==> flow/design.v <==
module UART_Tx
(
   input       i_Clock		,
   input       i_Reset		,	 
   input       i_TX_DV		,
   input [7:0] i_TX_Byte	,
   output reg  o_TX_Serial	,
   output      o_TX_Done
 );
  parameter CLKS_PER_BIT =       5;
  parameter IDLE         =  3'b000;
  parameter TX_START_BIT =  3'b001;
  parameter TX_DATA_BITS =  3'b010;
  parameter TX_STOP_BIT  =  3'b011;
  parameter CLEANUP      =  3'b100;
  reg [ 2:0] r_SM_Main     ;
  reg [12:0] r_Clock_Count ;
  reg [ 2:0] r_Bit_Index   ;
  reg [ 7:0] r_TX_Data     ;
  reg        r_TX_Done     ;
  reg        r_TX_Active   ;
  always @(posedge i_Clock)
  begin
    if (i_Reset)
    begin
      r_SM_Main     <= IDLE;
      r_Clock_Count <= 0;
      r_Bit_Index   <= 0;
      r_TX_Data     <= 0;
      r_TX_Done     <= 1'b0;
      r_TX_Active   <= 1'b0;
      o_TX_Serial   <= 1'b1;
    end
    else
    case (r_SM_Main)
      IDLE :
        begin
          o_TX_Serial   <= 1'b1;          
          r_TX_Done     <= 1'b0;
          r_Clock_Count <= 0;
          r_Bit_Index   <= 0;
          if (i_TX_DV)
          begin
            r_TX_Active <= 1'b1;
            r_TX_Data   <= i_TX_Byte;
            r_SM_Main   <= TX_START_BIT;
          end
          else
            r_SM_Main <= IDLE;
        end  
      TX_START_BIT :
        begin
          o_TX_Serial <= 1'b0;
          if (r_Clock_Count < CLKS_PER_BIT-1)
          begin
            r_Clock_Count <= r_Clock_Count + 1;
            r_SM_Main     <= TX_START_BIT;
          end
          else
          begin
            r_Clock_Count <= 0;
            r_SM_Main     <= TX_DATA_BITS;
          end
        end  
      TX_DATA_BITS :
        begin
          o_TX_Serial <= r_TX_Data[r_Bit_Index];
          if (r_Clock_Count < CLKS_PER_BIT-1)
          begin
            r_Clock_Count <= r_Clock_Count + 1;
            r_SM_Main     <= TX_DATA_BITS;
          end
          else
          begin
            r_Clock_Count <= 0;
            if (r_Bit_Index < 7)
            begin
              r_Bit_Index <= r_Bit_Index + 1;
              r_SM_Main   <= TX_DATA_BITS;
            end
            else
            begin
              r_Bit_Index <= 0;
              r_SM_Main   <= TX_STOP_BIT;
            end
          end
        end  
      TX_STOP_BIT :
        begin
          o_TX_Serial <= 1'b1;
          if (r_Clock_Count < CLKS_PER_BIT-1)
          begin
            r_Clock_Count <= r_Clock_Count + 1;
            r_SM_Main     <= TX_STOP_BIT;
          end
          else
          begin
            r_TX_Done     <= 1'b1;
            r_Clock_Count <= 0;
            r_SM_Main     <= CLEANUP;
            r_TX_Active   <= 1'b0;
          end
        end  
      CLEANUP :
        begin
          r_TX_Done <= 1'b1;
          r_SM_Main <= IDLE;
        end
      default :
        r_SM_Main <= IDLE;
    endcase
  end
  assign o_TX_Done   = r_TX_Done;
endmodule
module hcsr04
(
	input  					clk			,
	input  					rst			,	 
	input  					echoPin		,	 
	output reg 				trigPin		,	 
	output wire [11:0]	o_distance	, 	 
	output reg 				M_end				 
);
localparam [11:0] TRIG_LEN    = 12'd5;      
localparam [11:0] PERIOD      = 12'd3000;   
localparam [11:0] COUNTER_1CM = 12'd4;      
reg [11:0] 	counter			 ;  
reg [11:0]	echoHighCounter ;  
reg [11:0]  distance;
reg [11:0]  cnt_n;
reg [11:0]  dist_n;
reg         mend_n;
always@(posedge clk)
begin
	if (rst)
	begin
		counter         <= 0;
		echoHighCounter <= 0;
		distance        <= 0;
		M_end           <= 0;
		trigPin         <= 0;
	end
	else
	begin
		cnt_n  = counter + 1;
		dist_n = distance;
		mend_n = M_end;
		if(cnt_n <= TRIG_LEN)
			trigPin <= 1;
		else
			trigPin <= 0;
		if(echoPin)
			echoHighCounter <= echoHighCounter + 1;
		else
		begin
			if(echoHighCounter!=0)
			begin
				dist_n = echoHighCounter;
				echoHighCounter <= 0;
				if(dist_n >= 5*COUNTER_1CM && dist_n <= 180*COUNTER_1CM) mend_n = 1;
				else mend_n = 0;
			end
		end
		if(cnt_n == PERIOD)
		begin
			cnt_n  = 0;
			mend_n = 0;
		end
		counter  <= cnt_n;
		distance <= dist_n;
		M_end    <= mend_n;
	end
end
assign o_distance = distance;
endmodule
module PWM_generator
(
	input 					clk	,
	input 					rst	,	 
	input  		[27:0] 	duty	,	 
	output reg 	[ 3:0] 	IN			 
);
reg [12:0] counter;
reg [12:0] cnt_n;
always@(posedge clk)
begin
	if (rst)
	begin
		counter <= 0;
		IN      <= 4'b0000;
	end
	else
	begin
		cnt_n = counter + 1;
		if(cnt_n <= 62*duty[6:0])
			IN[0] <= 1;
		else
			IN[0] <= 0;
		if(cnt_n <= 62*duty[13:7])
			IN[1] <= 1;
		else
			IN[1] <= 0;
		if(cnt_n <= 62*duty[20:14])
			IN[2] <= 1;
		else
			IN[2] <= 0;
		if(cnt_n <= 62*duty[27:21])
			IN[3] <= 1;
		else
			IN[3] <= 0;
		if(cnt_n == 6200)
			counter <= 0;
		else
			counter <= cnt_n;
	end
end
endmodule
module algoritamKretanja
(
	input 				clk,
	input 				rst,		 
	input 		 [11:0] USR,		 
	input 		 [11:0]	USL,		 
	input 		 [11:0]	USM,		 
	input 				endR,		 
	input 				endL,		 
	input 				endM,		 
	output 	reg			TxEnable,	 
	output 	reg [ 7:0] 	TxData,		 
	output 	reg [27:0]	duty,		 
	output 	reg led,
	output 	reg buzzer
);
localparam [16:0] IDLE_WAIT     = 17'd50000;    
localparam [16:0] SENDINIT_WAIT = 17'd105;      
localparam [ 6:0] SENDINIT_MSG2 = 7'd100;       
localparam [ 6:0] SENDINIT_END  = 7'd101;
localparam [16:0] WAIT_LEFT     = 17'd3001;     
localparam [11:0] SEND_PERIOD   = 12'd3000;     
localparam [16:0] straight      = 17'd70500;    
localparam [16:0] turningTime   = 17'd55000;    
localparam [16:0] pause         = 17'd50000;    
localparam [16:0] turnTime      = 17'd80000;    
localparam [16:0] END_BLINK     = 17'd25000;    
localparam [ 5:0] numberOfMeasures = 6'd32;     
localparam        SHIFT         = 2;            
reg [16:0] 	statesCounter 	 ;	 
reg [11:0] 	counterSending 	 ;	 
reg [ 6:0] 	countSendingINIT ;	 
reg [16:0]  countSendingTurns;	 
reg [ 7:0] distanceL ;
reg [ 7:0] distanceD ;
reg [ 7:0] distanceS ;
reg [ 7:0]  initS	 ;		 
reg 		initEnd	 ;		 
reg [ 5:0]  NMeasures;		 
reg [13:0]	sum		 ;		 
reg [ 2:0] 	STATE;
parameter IDLE 				= 3'b000;
parameter INIT 				= 3'b001;
parameter sendingINIT 		= 3'b010;
parameter STRAIGHT 			= 3'b011;
parameter turningRIGHT 		= 3'b100;
parameter turningLEFT		= 3'b101;
parameter TURN 				= 3'b110;
parameter END 				= 3'b111;
parameter initialization 	= 3'd1;
parameter turnedRight 		= 3'd2;
parameter turnedLeft 		= 3'd3;
parameter turned 			= 3'd4;
reg [7:0] turns;	 
reg [7:0] turning;	 
reg [2:0] index;	 
wire rightBigger;
wire leftBigger;
wire centralSmaller9;
wire centralBigger43;
assign rightBigger = distanceD > 21;
assign leftBigger = distanceL > 21;
assign centralBigger43 = distanceS > 43;
assign centralSmaller9 = distanceS <= 9;
reg endR_q, endL_q, endM_q;
reg [ 5:0] nm_n;
reg [ 7:0] ds_n;
reg [13:0] sum_n;
always@(posedge clk)
begin
	if (rst)
	begin
		endR_q    <= 0;
		endL_q    <= 0;
		endM_q    <= 0;
		distanceD <= 0;
		distanceL <= 0;
		distanceS <= 0;
		NMeasures <= 0;
		sum       <= 0;
		initS     <= 0;
		initEnd   <= 0;
	end
	else
	begin
		endR_q <= endR;
		endL_q <= endL;
		endM_q <= endM;
		if (endR && !endR_q)
			distanceD <= USR >> SHIFT;
		if (endL && !endL_q)
			distanceL <= USL >> SHIFT;
		if (endM && !endM_q)
		begin
			if(STATE == INIT)
			begin
				nm_n  = NMeasures + 1;
				ds_n  = USM >> SHIFT;
				sum_n = sum + ds_n;
				NMeasures <= nm_n;
				distanceS <= ds_n;
				sum       <= sum_n;
				if(nm_n == numberOfMeasures)
				begin
					initS   <= sum_n >> 5;	 
					initEnd <= 1;
				end
			end
			else
			begin
				sum       <= 0;
				NMeasures <= 0;
				distanceS <= USM >> SHIFT;
				initEnd   <= 0;
			end
		end
	end
end
reg [16:0] sc_n;
reg [ 2:0] idx_n;
reg [ 7:0] turns_n;
reg [ 7:0] turning_n;
always@(posedge clk)
begin
	if (rst)
	begin
		STATE         <= IDLE;
		duty          <= 28'd0;
		statesCounter <= 0;
		index         <= 0;
		turns         <= 0;
		turning       <= 0;
		led           <= 0;
		buzzer        <= 0;
	end
	else
	begin
		sc_n      = statesCounter;
		idx_n     = index;
		turns_n   = turns;
		turning_n = turning;
		case(STATE)
			IDLE:
			begin
				sc_n = statesCounter + 1;
				duty <= {7'd0, 7'd0, 7'd0, 7'd0};
				if(sc_n == IDLE_WAIT)
				begin
					STATE <= INIT;
					sc_n  = 0;
				end
			end
			INIT:
			begin
				duty <= {7'd0, 7'd0, 7'd0, 7'd0};
				if(initEnd) STATE <= sendingINIT;
			end
			sendingINIT:
			begin
				duty <= {7'd0, 7'd0, 7'd0, 7'd0};
				sc_n = statesCounter + 1;
				if(statesCounter == SENDINIT_WAIT)
				begin
					STATE <= STRAIGHT;
					sc_n  = 0;
				end
			end
			STRAIGHT:
			begin
				if(turning[index]==0)
				begin
					if(!leftBigger && !rightBigger && !centralSmaller9) followLeft;
					else if(leftBigger && centralBigger43 && distanceD > 11 && !rightBigger) STATE <= END;
					else if(leftBigger || rightBigger)
					begin
						if(centralBigger43)		 
						begin
							idx_n = index + 1;
							turning_n[idx_n] = 0;
							turns_n[idx_n] = leftBigger ? 1'b0 : 1'b1;
						end
						STATE <= leftBigger ? turningLEFT : turningRIGHT;
					end
					else if(!leftBigger && !rightBigger && centralSmaller9)
						STATE <= TURN;
				end
				else	 
				begin
					case({rightBigger, leftBigger, centralBigger43})
						3'b110:
						begin
							idx_n = index - 1;
							if(turns[index] == 1)
								STATE <= turningRIGHT;
							else
								STATE <= turningLEFT;
						end
						3'b100: STATE <= turningRIGHT;
						3'b010:
						begin
							sc_n = statesCounter + 1;
							if(sc_n == WAIT_LEFT)
							begin
								STATE <= turningLEFT;
								sc_n  = 0;
							end
						end
						3'b000:
						begin
							if(centralSmaller9) STATE <= TURN;
						end
						3'b101, 3'b001: followLeft;
						3'b011: followRight;
						default: ;
					endcase
				end
			end
			turningLEFT:
			begin
				sc_n = statesCounter + 1;
				if(statesCounter <= straight)
					duty <= {7'd60, 7'd60, 7'd0, 7'd0};
				else if(statesCounter > straight && statesCounter < straight + turningTime)
					duty <= {7'd80, 7'd0, 7'd0, 7'd0};
				else if (statesCounter == straight + turningTime)
				begin
					sc_n  = 0;
					STATE <= IDLE;
					duty  <= {7'd0, 7'd0, 7'd0, 7'd0};
				end
			end
			turningRIGHT:
			begin
				sc_n = statesCounter + 1;
				if(statesCounter <= straight)
					duty <= {7'd60, 7'd60, 7'd0, 7'd0};
				else if(statesCounter > straight && statesCounter < straight + turningTime)
					duty <= {7'd0, 7'd80, 7'd0, 7'd0};
				else if (statesCounter == straight + turningTime)
				begin
					sc_n  = 0;
					STATE <= IDLE;
					duty  <= {7'd0, 7'd0, 7'd0, 7'd0};
				end
			end
			TURN:
			begin
				sc_n = statesCounter + 1;
				if(statesCounter <= pause)
					duty <= {7'd0, 7'd0, 7'd0, 7'd0};
				else if(statesCounter > pause && statesCounter < pause + turnTime)
					duty <= {7'd0, 7'd65, 7'd75, 7'd0};
				else if (statesCounter == pause + turnTime)
				begin
					sc_n  = 0;
					STATE <= IDLE;
					turning_n[index] = 1;
				end
			end
			END:
			begin
				duty <= {7'd0, 7'd0, 7'd0, 7'd0};
				sc_n = statesCounter + 1;
				if(statesCounter == END_BLINK)
				begin
					led    <= !led;
					buzzer <= !buzzer;
					sc_n   = 0;
				end
			end
			default:
				STATE <= IDLE;
		endcase
		statesCounter <= sc_n;
		index         <= idx_n;
		turns         <= turns_n;
		turning       <= turning_n;
	end
end
task followLeft;
	begin
		if(distanceL == 11)	  duty <= {7'd55, 7'd55, 7'd0, 7'd0};
		if(distanceL < 11) 	  duty <= {7'd55, 7'd65, 7'd0, 7'd0};
		else if(distanceL > 11) duty <= {7'd65, 7'd55, 7'd0, 7'd0};
	end
endtask
task followRight;
	begin
		if(distanceD == 11)	  duty <= {7'd55, 7'd55, 7'd0, 7'd0};
		if(distanceD < 11) 	  duty <= {7'd65, 7'd55, 7'd0, 7'd0};
		else if(distanceD > 11) duty <= {7'd55, 7'd65, 7'd0, 7'd0};
	end
endtask
reg [ 6:0] csi_n;
reg [16:0] cst_n;
always@(posedge clk)
begin
	if (rst)
	begin
		TxEnable          <= 0;
		TxData            <= 0;
		counterSending    <= 0;
		countSendingINIT  <= 0;
		countSendingTurns <= 0;
	end
	else
	case(STATE)
		sendingINIT:
		begin
			csi_n = countSendingINIT + 1;
			countSendingINIT <= csi_n;
			if(csi_n == 1)
			begin
				TxData 	<= initialization;
				TxEnable <= 1;
			end
			else if(csi_n == SENDINIT_MSG2)
			begin
				TxData 	<= initS;
				TxEnable <= 1;
			end
			else if(csi_n == SENDINIT_END)
			begin
				TxEnable 		 <= 0;
				counterSending	 <= 0;
			end
			else TxEnable <= 0;
		end
		STRAIGHT:
		begin
			countSendingTurns <= 0;
			if(counterSending == SEND_PERIOD)
			begin
				TxData 			 <= distanceS;
				TxEnable 		 <= 1;
				counterSending	 <= 0;
				countSendingINIT <= 0;
			end
			else
			begin
				counterSending <= counterSending + 1;
				TxEnable <= 0;
			end
		end
		turningLEFT, turningRIGHT:
		begin
			cst_n = countSendingTurns + 1;
			countSendingTurns <= cst_n;
			if(cst_n <= straight)	 
			begin
				if(counterSending == SEND_PERIOD)
				begin
					TxData 			<= distanceS;
					TxEnable 		<= 1;
					counterSending	<= 0;
				end
				else
				begin
					counterSending <= counterSending + 1;
					TxEnable <= 0;
				end
			end
			else
			begin
				if(TxData != ((STATE == turningLEFT) ? turnedLeft : turnedRight))	 
				begin
					TxData 	<= (STATE == turningLEFT) ? turnedLeft : turnedRight;
					TxEnable <= 1;
				end
				else TxEnable <= 0;
			end
		end
		TURN:
		begin
			if(TxData != turned)
			begin
				TxData 	<= turned;
				TxEnable <= 1;
			end
			else TxEnable <= 0;
		end
		default: ;
	endcase
end
endmodule
module labyrinth_car
(
	input  		 clk	,
	input  		 rst	,	 
	input  		 echoR,
	input  		 echoL,
	input  		 echoM,
	output 		 trigR,	 
	output 		 trigL,
	output 		 trigM,
	output 		 Tx	,
	output [3:0] motors_PWM,
	output 		 led,
	output 		 buzzer
);
wire [ 7:0] dataTransmit;
wire 			TxEnable 	;
wire [11:0] distanceR	;
wire [11:0] distanceL	;
wire [11:0] distanceM	;
wire 			endR 			;
wire 			endL			;
wire 			endM			;
wire [27:0]	duty			;
UART_Tx UART_Transmitter(
	.i_Clock(clk)        	,
	.i_Reset(rst)        	,
	.i_TX_DV(TxEnable)     	,
	.i_TX_Byte(dataTransmit),
	.o_TX_Serial(Tx) 		,
	.o_TX_Done()
);
algoritamKretanja AK
(
	.clk(clk)		,
	.rst(rst)		,
	.USR(distanceR),
	.USL(distanceL),
	.USM(distanceM),
	.endR(endR)		,
	.endL(endL)		,
	.endM(endM)		,
	.TxEnable(TxEnable)	,
	.TxData(dataTransmit),
	.duty(duty),
	.led(led),
	.buzzer(buzzer)
);
hcsr04 UltrasonicR
(
	.clk(clk)		,
	.rst(rst)		,
	.echoPin(echoR),
	.trigPin(trigR),
	.o_distance(distanceR),
	.M_end(endR)
);
hcsr04 UltrasonicL
(
	.clk(clk)		,
	.rst(rst)		,
	.echoPin(echoL),
	.trigPin(trigL),
	.o_distance(distanceL),
	.M_end(endL)
);
hcsr04 UltrasonicM
(
	.clk(clk)		,
	.rst(rst)		,
	.echoPin(echoM),
	.trigPin(trigM),
	.o_distance(distanceM),
	.M_end(endM)
);
PWM_generator PWM
(
	.clk(clk)	,
	.rst(rst)	,
	.duty(duty)	,
	.IN(motors_PWM)
);
endmodule
# [Reports on labyrinth_car]
# Tool output for the design above before and after an edit, in the order of the flow.
# Lines under "before" count in the file above, lines under "after" in the edited file.
# "diff" is "after" less "before", of the values as shown; "change_rel_pct" is that difference over "before", in percent.
# Operators carry their Yosys type and port widths (W data, S select, Z words).
# Library cell names are shortened.
# The mark - stands for no value.
[inputs] top_module="labyrinth_car" clock="clk" library="sky130hd" pvt_corner="tt_025C_1v80"

# [Diff]
# The edit as a unified diff against the file above.
# The edited RTL no longer does the same as the RTL above: the edit was made by script, with no optimisation intended.
# begin of diff
@@ -612,8 +612,12 @@
 	output 		 trigM,
 	output 		 Tx	,
-	output [3:0] motors_PWM,
+	output [3:0] motors_PWM_ext,
 	output 		 led,
 	output 		 buzzer
 );
+wire [3:0] motors_PWM;
+reg [3:0] motors_PWM_dly;
+always @(posedge clk) motors_PWM_dly <= motors_PWM;
+assign motors_PWM_ext = motors_PWM_dly;
 wire [ 7:0] dataTransmit;
 wire 			TxEnable 	;
# end of diff

# [Elaborated design]
# Counts by Yosys on the flattened word-level netlist (proc, flatten, opt, wreduce; memories kept). Register bits leave out memories and registers merged into their read ports (data or address). Print and check cells are left out.
[op_classes] item="eq_ne" before=74 after=74 diff=0 change_rel_pct=0.00
[op_classes] item="reduce_logical" before=69 after=69 diff=0 change_rel_pct=0.00
[op_classes] item="shift" before=8 after=8 diff=0 change_rel_pct=0.00
[op_classes] item="n_mux" before=129 after=129 diff=0 change_rel_pct=0.00
[op_classes] item="n_div" before=0 after=0 diff=0
[op_classes] item="n_cmp" before=30 after=30 diff=0 change_rel_pct=0.00
[op_classes] item="mul" before=4 after=4 diff=0 change_rel_pct=0.00
[op_classes] item="n_logic" before=15 after=15 diff=0 change_rel_pct=0.00
[op_classes] item="add_sub_neg" before=19 after=19 diff=0 change_rel_pct=0.00
[op_table] operator="$mux W3" before=27 after=27 diff=0 change_rel_pct=0.00
[op_table] operator="$mux W1" before=24 after=24 diff=0 change_rel_pct=0.00
[op_table] operator="$mux W8" before=20 after=20 diff=0 change_rel_pct=0.00
[op_table] operator="$mux W28" before=15 after=15 diff=0 change_rel_pct=0.00
[op_table] operator="$logic_and A1 B1 Y1" before=14 after=14 diff=0 change_rel_pct=0.00
[op_table] operator="$mux W17" before=12 after=12 diff=0 change_rel_pct=0.00
[op_table] operator="$ne A2 B1 Y1 const B" before=12 after=12 diff=0 change_rel_pct=0.00
[op_table] operator="$ne A2 B2 Y1 const B" before=12 after=12 diff=0 change_rel_pct=0.00
[op_table] operator="$mux W12" before=11 after=11 diff=0 change_rel_pct=0.00
[op_table] operator="$logic_not A1 Y1" before=8 after=8 diff=0 change_rel_pct=0.00
[op_table] operator="$reduce_and A2 Y1" before=8 after=8 diff=0 change_rel_pct=0.00
[op_table] operator="$add A12 B1 Y12 const B" before=7 after=7 diff=0 change_rel_pct=0.00
[op_table] operator="$eq A3 B3 Y1 const B" before=7 after=7 diff=0 change_rel_pct=0.00
[op_table] operator="$reduce_or A2 Y1" before=7 after=7 diff=0 change_rel_pct=0.00
[op_table] operator="$eq A3 B2 Y1 const B" before=6 after=6 diff=0 change_rel_pct=0.00
[op_table] operator="$ne A3 B1 Y1 const B" before=6 after=6 diff=0 change_rel_pct=0.00
[op_table] operator="$not A1 Y1" before=6 after=6 diff=0 change_rel_pct=0.00
[op_table] operator="$reduce_bool A2 Y1" before=6 after=6 diff=0 change_rel_pct=0.00
[op_table] operator="$eq A12 B12 Y1 const B" before=4 after=4 diff=0 change_rel_pct=0.00
[op_table] operator="$le A13 B32 Y1" before=4 after=4 diff=0 change_rel_pct=0.00
[op_table] operator="$mul A5 B7 Y12 const A" before=4 after=4 diff=0 change_rel_pct=0.00
[op_table] operator="$shift A1 B4 Y8 const A" before=4 after=4 diff=0 change_rel_pct=0.00
[op_table] operator="$and A8 B8 Y8" before=3 after=3 diff=0 change_rel_pct=0.00
[op_table] operator="$eq A3 B1 Y1 const B" before=3 after=3 diff=0 change_rel_pct=0.00
[op_table] operator="$ge A12 B5 Y1 const B" before=3 after=3 diff=0 change_rel_pct=0.00
[op_table] operator="$le A12 B10 Y1 const B" before=3 after=3 diff=0 change_rel_pct=0.00
[op_table] operator="$le A12 B3 Y1 const B" before=3 after=3 diff=0 change_rel_pct=0.00
[op_table] operator="$logic_not A3 Y1" before=3 after=3 diff=0 change_rel_pct=0.00
# The list need not be complete.
[bits] item="latch_bits" before=0 after=0 diff=0
[bits] item="clocked_rd_ports_x_width" before=0 after=0 diff=0
[bits] item="word_cells" before=396 after=397 diff=1 change_rel_pct=0.25
[bits] item="reg_bits" before=323 after=327 diff=4 change_rel_pct=1.24
[bits] item="out_inout_bits" before=10 after=10 diff=0 change_rel_pct=0.00
[bits] item="mem_bits_rw" before=0 after=0 diff=0
[bits] item="romBits" before=0 after=0 diff=0
[bits] item="mem_count" before=0 after=0 diff=0
[bits] item="inputBits" before=5 after=5 diff=0 change_rel_pct=0.00

# [Logic depth]
# Yosys ltp: most cells in a row. Word level: on the elaborated netlist, between registers, memories and ports. Mapped: between sequential cells and ports; inverters and the memories' decode and read muxes count.
[depth] item="ltp_word" before=12 after=12 diff=0 change_rel_pct=0.00
[depth] item="ABC_AREA" before="0" after="0"
[depth] item="mapped_depth" before=23 after=23 diff=0 change_rel_pct=0.00
[depth] item="ltp_nobuf" before=23 after=23 diff=0 change_rel_pct=0.00

# [Mapped cells and area]
# Source: synth_stat.txt of the flow (Yosys; design flattened, memories mapped). It holds for the ABC_AREA given above (unset counts as 0); a run with the other value may have another netlist.
[synth_totals] item="sequential_area_um2" before=6466.2 after=6546.3 diff=80.1 change_rel_pct=1.24
[synth_totals] item="ffs" before=323 after=327 diff=4 change_rel_pct=1.24
[synth_totals] item="cell_count" before=2453 after=2497 diff=44 change_rel_pct=1.79
[synth_totals] item="yosys_area_um2" before=20458.4 after=20657.3 diff=198.9 change_rel_pct=0.97
[types] type="clkbuf_1" before=81 after=101 diff=20 change_rel_pct=24.69
[types] type="nor2_1" before=269 after=283 diff=14 change_rel_pct=5.20
[types] type="o21ai_0" before=66 after=80 diff=14 change_rel_pct=21.21
[types] type="or3_1" before=28 after=17 diff=-11 change_rel_pct=-39.29
[types] type="nand4_1" before=38 after=47 diff=9 change_rel_pct=23.68
[types] type="o31ai_1" before=13 after=4 diff=-9 change_rel_pct=-69.23
[types] type="nand3_1" before=112 after=104 diff=-8 change_rel_pct=-7.14
[types] type="nor2b_1" before=30 after=38 diff=8 change_rel_pct=26.67
[types] type="buf_2" before=23 after=15 diff=-8 change_rel_pct=-34.78
[types] type="mux2_2" before=5 after=13 diff=8 change_rel_pct=160.00
[types] type="a211o_1" before=1 after=9 diff=8 change_rel_pct=800.00
[types] type="xor2_1" before=53 after=47 diff=-6 change_rel_pct=-11.32
[types] type="or4_1" before=10 after=4 diff=-6 change_rel_pct=-60.00
[types] type="a41oi_1" before=1 after=7 diff=6 change_rel_pct=600.00
[types] type="xnor2_1" before=80 after=75 diff=-5 change_rel_pct=-6.25
[types] type="nor3_1" before=47 after=52 diff=5 change_rel_pct=10.64
[types] type="and3_1" before=41 after=46 diff=5 change_rel_pct=12.20
[types] type="nor4_1" before=27 after=32 diff=5 change_rel_pct=18.52
# The list need not be complete.
# The figures by module come from a second, unflattened synthesis with its own total; it is not the netlist above.
[hier_totals] item="cells_unflattened" before=2631 after=2635 diff=4 change_rel_pct=0.15
[hier_totals] item="area_unflattened_um2" before=22097.4 after=22177.5 diff=80.1 change_rel_pct=0.36
# Rows give one instance, submodules left out.
[modules_before] module="algoritamKretanja" n_cells=1217 area_um2=9869.5 n_inst=1
[modules_before] module="hcsr04" n_cells=224 area_um2=1883.1 n_inst=3
[modules_before] module="PWM_generator" n_cells=598 area_um2=5253.8 n_inst=1
[modules_before] module="UART_Tx" n_cells=144 area_um2=1325.0 n_inst=1
[modules_before] module="labyrinth_car" n_cells=0 area_um2=0.0 n_inst=1
[modules_after] module="algoritamKretanja" n_cells=1217 area_um2=9869.5 n_inst=1
[modules_after] module="hcsr04" n_cells=224 area_um2=1883.1 n_inst=3
[modules_after] module="PWM_generator" n_cells=598 area_um2=5253.8 n_inst=1
[modules_after] module="UART_Tx" n_cells=144 area_um2=1325.0 n_inst=1
[modules_after] module="labyrinth_car" n_cells=4 area_um2=80.1 n_inst=1

# [Path before layout]
# Source: OpenSTA report_checks on the synthesized netlist (no wires, ideal clock, input and output delay 20% of the period each), path of least setup slack; recovery checks are left aside. Register names are those of the netlist, which keeps one name where synthesis merged equal registers.
[synth_timing] item="path_kind" before="register to register" after="register to register"
[synth_timing] item="startpoint" before="register AK.duty[2]" after="register AK.duty[16]"
[synth_timing] item="endpoint" before="register PWM.IN[0]" after="register PWM.IN[2]"
[synth_timing] item="setup_slack_ns" before=5.406 after=5.439 diff=0.033
[synth_timing] item="required_time_ns" before=9.914 after=9.914 diff=0.000 change_rel_pct=0.00
[synth_timing] item="period_ns" before=10.0 after=10.0 diff=0.0 change_rel_pct=0.00
[synth_timing] item="delay_ns" before=4.594 after=4.562 diff=-0.032 change_rel_pct=-0.70
[synth_timing] item="arrival_time_ns" before=4.508 after=4.476 diff=-0.032 change_rel_pct=-0.71
[synth_timing] item="path_buffers" before=0 after=0 diff=0
[synth_timing] item="launch_ns" before=0.000 after=0.000 diff=0.000
[synth_timing] item="driving_pins" before=22 after=24 diff=2 change_rel_pct=9.09
[synth_timing] item="synth_period_reached_ns" before=4.594 after=4.561 diff=-0.033 change_rel_pct=-0.72
# "delay_ns" is the arrival time less input delay plus setup time.
# "driving_pins": output pins that drive a net of the path, with the launching flip-flop's if there is one; two outputs of one cell count as two.
# "synth_period_reached_ns" is the clock period less the worst setup slack; recovery checks do not enter. This is arithmetic on one report: input and output delays are still those of the set period (20% each).
# Between the ends stands the longest chain of elaborated cells between them, by number of cells; it is not shown to be the way that was timed. Of several equally long chains one is given.
# A line is the first line of the expression or statement that the cell stems from. Yosys adds cells for indexed reads and writes and turns some case tables into memories.
# A register here has more assigning lines than the two given.
[synth_via_before] path_cell_list="dfxtp_1 -> fa_1 -> fa_1 -> inv_1 -> fa_1 -> inv_1 -> ha_1 -> nor2b_1 -> o21ai_0 -> a21oi_1 -> o21ai_0 -> nand2b_1 -> a21o_1 -> a21oi_1 -> xor2_1 -> ha_1 -> and4_1 -> nand4_1 -> or3_1 -> nand2_1 -> a21oi_1 -> a211oi_1" elab_chain_cells=3 cells_between=3 cone_lines=1 classes_between="mul (1); compare (1); mux (1)"
[synth_rtl_before] item="start: declaration" line_no=230 source="output reg [27:0] duty,"
[synth_rtl_before] item="start: assignment" line_no=363 source="duty <= {7'd0, 7'd0, 7'd0, 7'd0};"
[synth_rtl_before] item="start: assignment" line_no=372 source="duty <= {7'd0, 7'd0, 7'd0, 7'd0};"
[synth_rtl_before] item="$mul A5 B7 Y12" line_no=195 source="if(cnt_n <= 62*duty[6:0])"
[synth_rtl_before] item="$le A13 B32 Y1" line_no=195
[synth_rtl_before] item="$mux W1" line_no=195
[synth_rtl_before] item="end: assignment" line_no=196 source="IN[0] <= 1;"
[synth_rtl_before] item="end: assignment" line_no=198 source="IN[0] <= 0;"
[synth_rtl_before] item="end: declaration" line_no=181 source="output reg [ 3:0] IN"
[synth_via_after] path_cell_list="dfxtp_1 -> inv_1 -> fa_1 -> inv_1 -> fa_1 -> inv_1 -> fa_1 -> inv_1 -> ha_1 -> inv_1 -> nor2_1 -> nor2_1 -> o21bai_1 -> a21oi_1 -> o21bai_1 -> a21oi_1 -> xor2_1 -> ha_1 -> and4_1 -> nand4_1 -> or3_1 -> nand2_1 -> a21oi_1 -> a211oi_1" elab_chain_cells=3 cells_between=3 cone_lines=1 classes_between="mul (1); compare (1); mux (1)"
[synth_rtl_after] item="start: declaration" line_no=230 source="output reg [27:0] duty,"
[synth_rtl_after] item="start: assignment" line_no=363 source="duty <= {7'd0, 7'd0, 7'd0, 7'd0};"
[synth_rtl_after] item="start: assignment" line_no=372 source="duty <= {7'd0, 7'd0, 7'd0, 7'd0};"
[synth_rtl_after] item="$mul A5 B7 Y12" line_no=203 source="if(cnt_n <= 62*duty[20:14])"
[synth_rtl_after] item="$le A13 B32 Y1" line_no=203
[synth_rtl_after] item="$mux W1" line_no=203
[synth_rtl_after] item="end: assignment" line_no=204 source="IN[2] <= 1;"
[synth_rtl_after] item="end: assignment" line_no=206 source="IN[2] <= 0;"
[synth_rtl_after] item="end: declaration" line_no=181 source="output reg [ 3:0] IN"

# [Timing after layout]
# Path of least setup slack in the final report of each run of pair A (OpenROAD, finished layout, wires in). Where an end is a register, its clock arrival counts in the times.
[layout_timing] item="path_kind" before="register to register" after="register to register"
[layout_timing] item="startpoint" before="register AK.duty[2]" after="register AK.duty[22]"
[layout_timing] item="endpoint" before="register PWM.IN[0]" after="register PWM.IN[3]"
[layout_timing] item="setup_slack_ns" before=5.02 after=5.05 diff=0.03
[layout_timing] item="driving_pins" before=22 after=24 diff=2 change_rel_pct=9.09
[layout_timing] item="arrival_time_ns" before=5.46 after=5.42 diff=-0.04 change_rel_pct=-0.73
[layout_timing] item="period_ns" before=10.0 after=10.0 diff=0.0 change_rel_pct=0.00
[layout_timing] item="required_time_ns" before=10.48 after=10.47 diff=-0.01 change_rel_pct=-0.10
[layout_timing] item="launch_ns" before=0.56 after=0.56 diff=0.00 change_rel_pct=0.00
[layout_timing] item="path_buffers" before=0 after=0 diff=0
# Between the ends stands the longest chain of elaborated cells between them, by number of cells; it is not shown to be the way that was timed. Of several equally long chains one is given.
# A register here has more assigning lines than the two given.
[layout_via_before] path_cell_list="dfxtp_1 -> fa_1 -> fa_1 -> inv_1 -> fa_1 -> inv_1 -> ha_1 -> nor2b_1 -> o21ai_0 -> a21oi_1 -> o21ai_0 -> nand2b_1 -> a21o_1 -> a21oi_1 -> xor2_1 -> ha_1 -> and4_1 -> nand4_1 -> or3_1 -> nand2_1 -> a21oi_1 -> a211oi_1" elab_chain_cells=3 cells_between=3 cone_lines=1 classes_between="mul (1); compare (1); mux (1)"
[layout_rtl_before] item="start: declaration" line_no=230 source="output reg [27:0] duty,"
[layout_rtl_before] item="start: assignment" line_no=363 source="duty <= {7'd0, 7'd0, 7'd0, 7'd0};"
[layout_rtl_before] item="start: assignment" line_no=372 source="duty <= {7'd0, 7'd0, 7'd0, 7'd0};"
[layout_rtl_before] item="$mul A5 B7 Y12" line_no=195 source="if(cnt_n <= 62*duty[6:0])"
[layout_rtl_before] item="$le A13 B32 Y1" line_no=195
[layout_rtl_before] item="$mux W1" line_no=195
[layout_rtl_before] item="end: assignment" line_no=196 source="IN[0] <= 1;"
[layout_rtl_before] item="end: assignment" line_no=198 source="IN[0] <= 0;"
[layout_rtl_before] item="end: declaration" line_no=181 source="output reg [ 3:0] IN"
[layout_via_after] path_cell_list="dfxtp_1 -> inv_1 -> fa_1 -> inv_1 -> fa_1 -> inv_1 -> fa_1 -> inv_1 -> ha_1 -> inv_1 -> nor2_1 -> nor2_1 -> o21bai_1 -> a21oi_1 -> o21bai_1 -> a21oi_1 -> xor2_1 -> ha_1 -> and4_1 -> nand4_1 -> or3_1 -> nand2_1 -> a21oi_1 -> a211oi_1" elab_chain_cells=3 cells_between=3 cone_lines=1 classes_between="mul (1); compare (1); mux (1)"
[layout_rtl_after] item="start: declaration" line_no=230 source="output reg [27:0] duty,"
[layout_rtl_after] item="start: assignment" line_no=363 source="duty <= {7'd0, 7'd0, 7'd0, 7'd0};"
[layout_rtl_after] item="start: assignment" line_no=372 source="duty <= {7'd0, 7'd0, 7'd0, 7'd0};"
[layout_rtl_after] item="$mul A5 B7 Y12" line_no=207 source="if(cnt_n <= 62*duty[27:21])"
[layout_rtl_after] item="$le A13 B32 Y1" line_no=207
[layout_rtl_after] item="$mux W1" line_no=207
[layout_rtl_after] item="end: assignment" line_no=208 source="IN[3] <= 1;"
[layout_rtl_after] item="end: assignment" line_no=210 source="IN[3] <= 0;"
[layout_rtl_after] item="end: declaration" line_no=181 source="output reg [ 3:0] IN"

# [Measured runs]
# Runs of the flow (Yosys, OpenROAD) on both versions; the two runs of a pair have the same settings. The constraints put input and output delay at 20% of the set period each and load the outputs with 0.01 pF.
[flow_settings_pair_A] CORE_UTILIZATION=40 period_ns=10.0 CAP_MARGIN=20 CORE_MARGIN=2 SLEW_MARGIN=20
[results_pair_A] item="final_hold_ws_ns" before=0.430 after=0.324 diff=-0.106
[results_pair_A] item="layout_stdcell_area_um2" before=22381.5 after=22565.4 diff=183.9 change_rel_pct=0.82
[results_pair_A] item="timing.achieved_period_ns" before=4.982 after=4.953 diff=-0.029 change_rel_pct=-0.58
[results_pair_A] item="post_route_util_frac" before=0.445 after=0.441 diff=-0.004
[results_pair_A] item="power.total_w" before=0.002876 after=0.002936 diff=0.000060 change_rel_pct=2.09
[results_pair_A] item="tns_ns" before=0.000 after=0.000 diff=0.000
[results_pair_A] item="ws_setup_ns" before=5.018 after=5.047 diff=0.029
[results_pair_A] item="yosys_chip_area_um2" before=20458.4 after=20657.3 diff=198.9 change_rel_pct=0.97
[results_pair_A] item="final_die_area_um2" before=52971.3 after=53476.6 diff=505.3 change_rel_pct=0.95
[flow_settings_pair_B] ABC_AREA=1 CAP_MARGIN=30 CORE_MARGIN=5 CORE_UTILIZATION=24 CTS_CLUSTER_DIAMETER=302 CTS_CLUSTER_SIZE=35 MAX_ROUTING_LAYER="met5" MIN_ROUTING_LAYER="met1" PLACE_DENSITY_LB_ADDON=0.11 SETUP_SLACK_MARGIN=0.31 period_ns=4.55 SLEW_MARGIN=20
[results_pair_B] item="final_hold_ws_ns" before=0.443 after=0.345 diff=-0.098
[results_pair_B] item="layout_stdcell_area_um2" before=22824.4 after=23089.6 diff=265.2 change_rel_pct=1.16
[results_pair_B] item="timing.achieved_period_ns" before=4.366 after=4.373 diff=0.007 change_rel_pct=0.16
[results_pair_B] item="post_route_util_frac" before=0.268 after=0.267 diff=-0.001
[results_pair_B] item="power.total_w" before=0.004655 after=0.005078 diff=0.000423 change_rel_pct=9.09
[results_pair_B] item="tns_ns" before=0.000 after=0.000 diff=0.000
[results_pair_B] item="ws_setup_ns" before=0.184 after=0.177 diff=-0.007
[results_pair_B] item="yosys_chip_area_um2" before=20603.5 after=20918.8 diff=315.3 change_rel_pct=1.53
[results_pair_B] item="final_die_area_um2" before=91809.0 after=93165.4 diff=1356.4 change_rel_pct=1.48
# "timing.achieved_period_ns" is the run's clock period less its worst setup slack. It is reckoned from that one timing run; input and output delays stay at 20% of the period that was set.
# "power.total_w" is the tool's figure for a default switching activity; nothing was simulated.
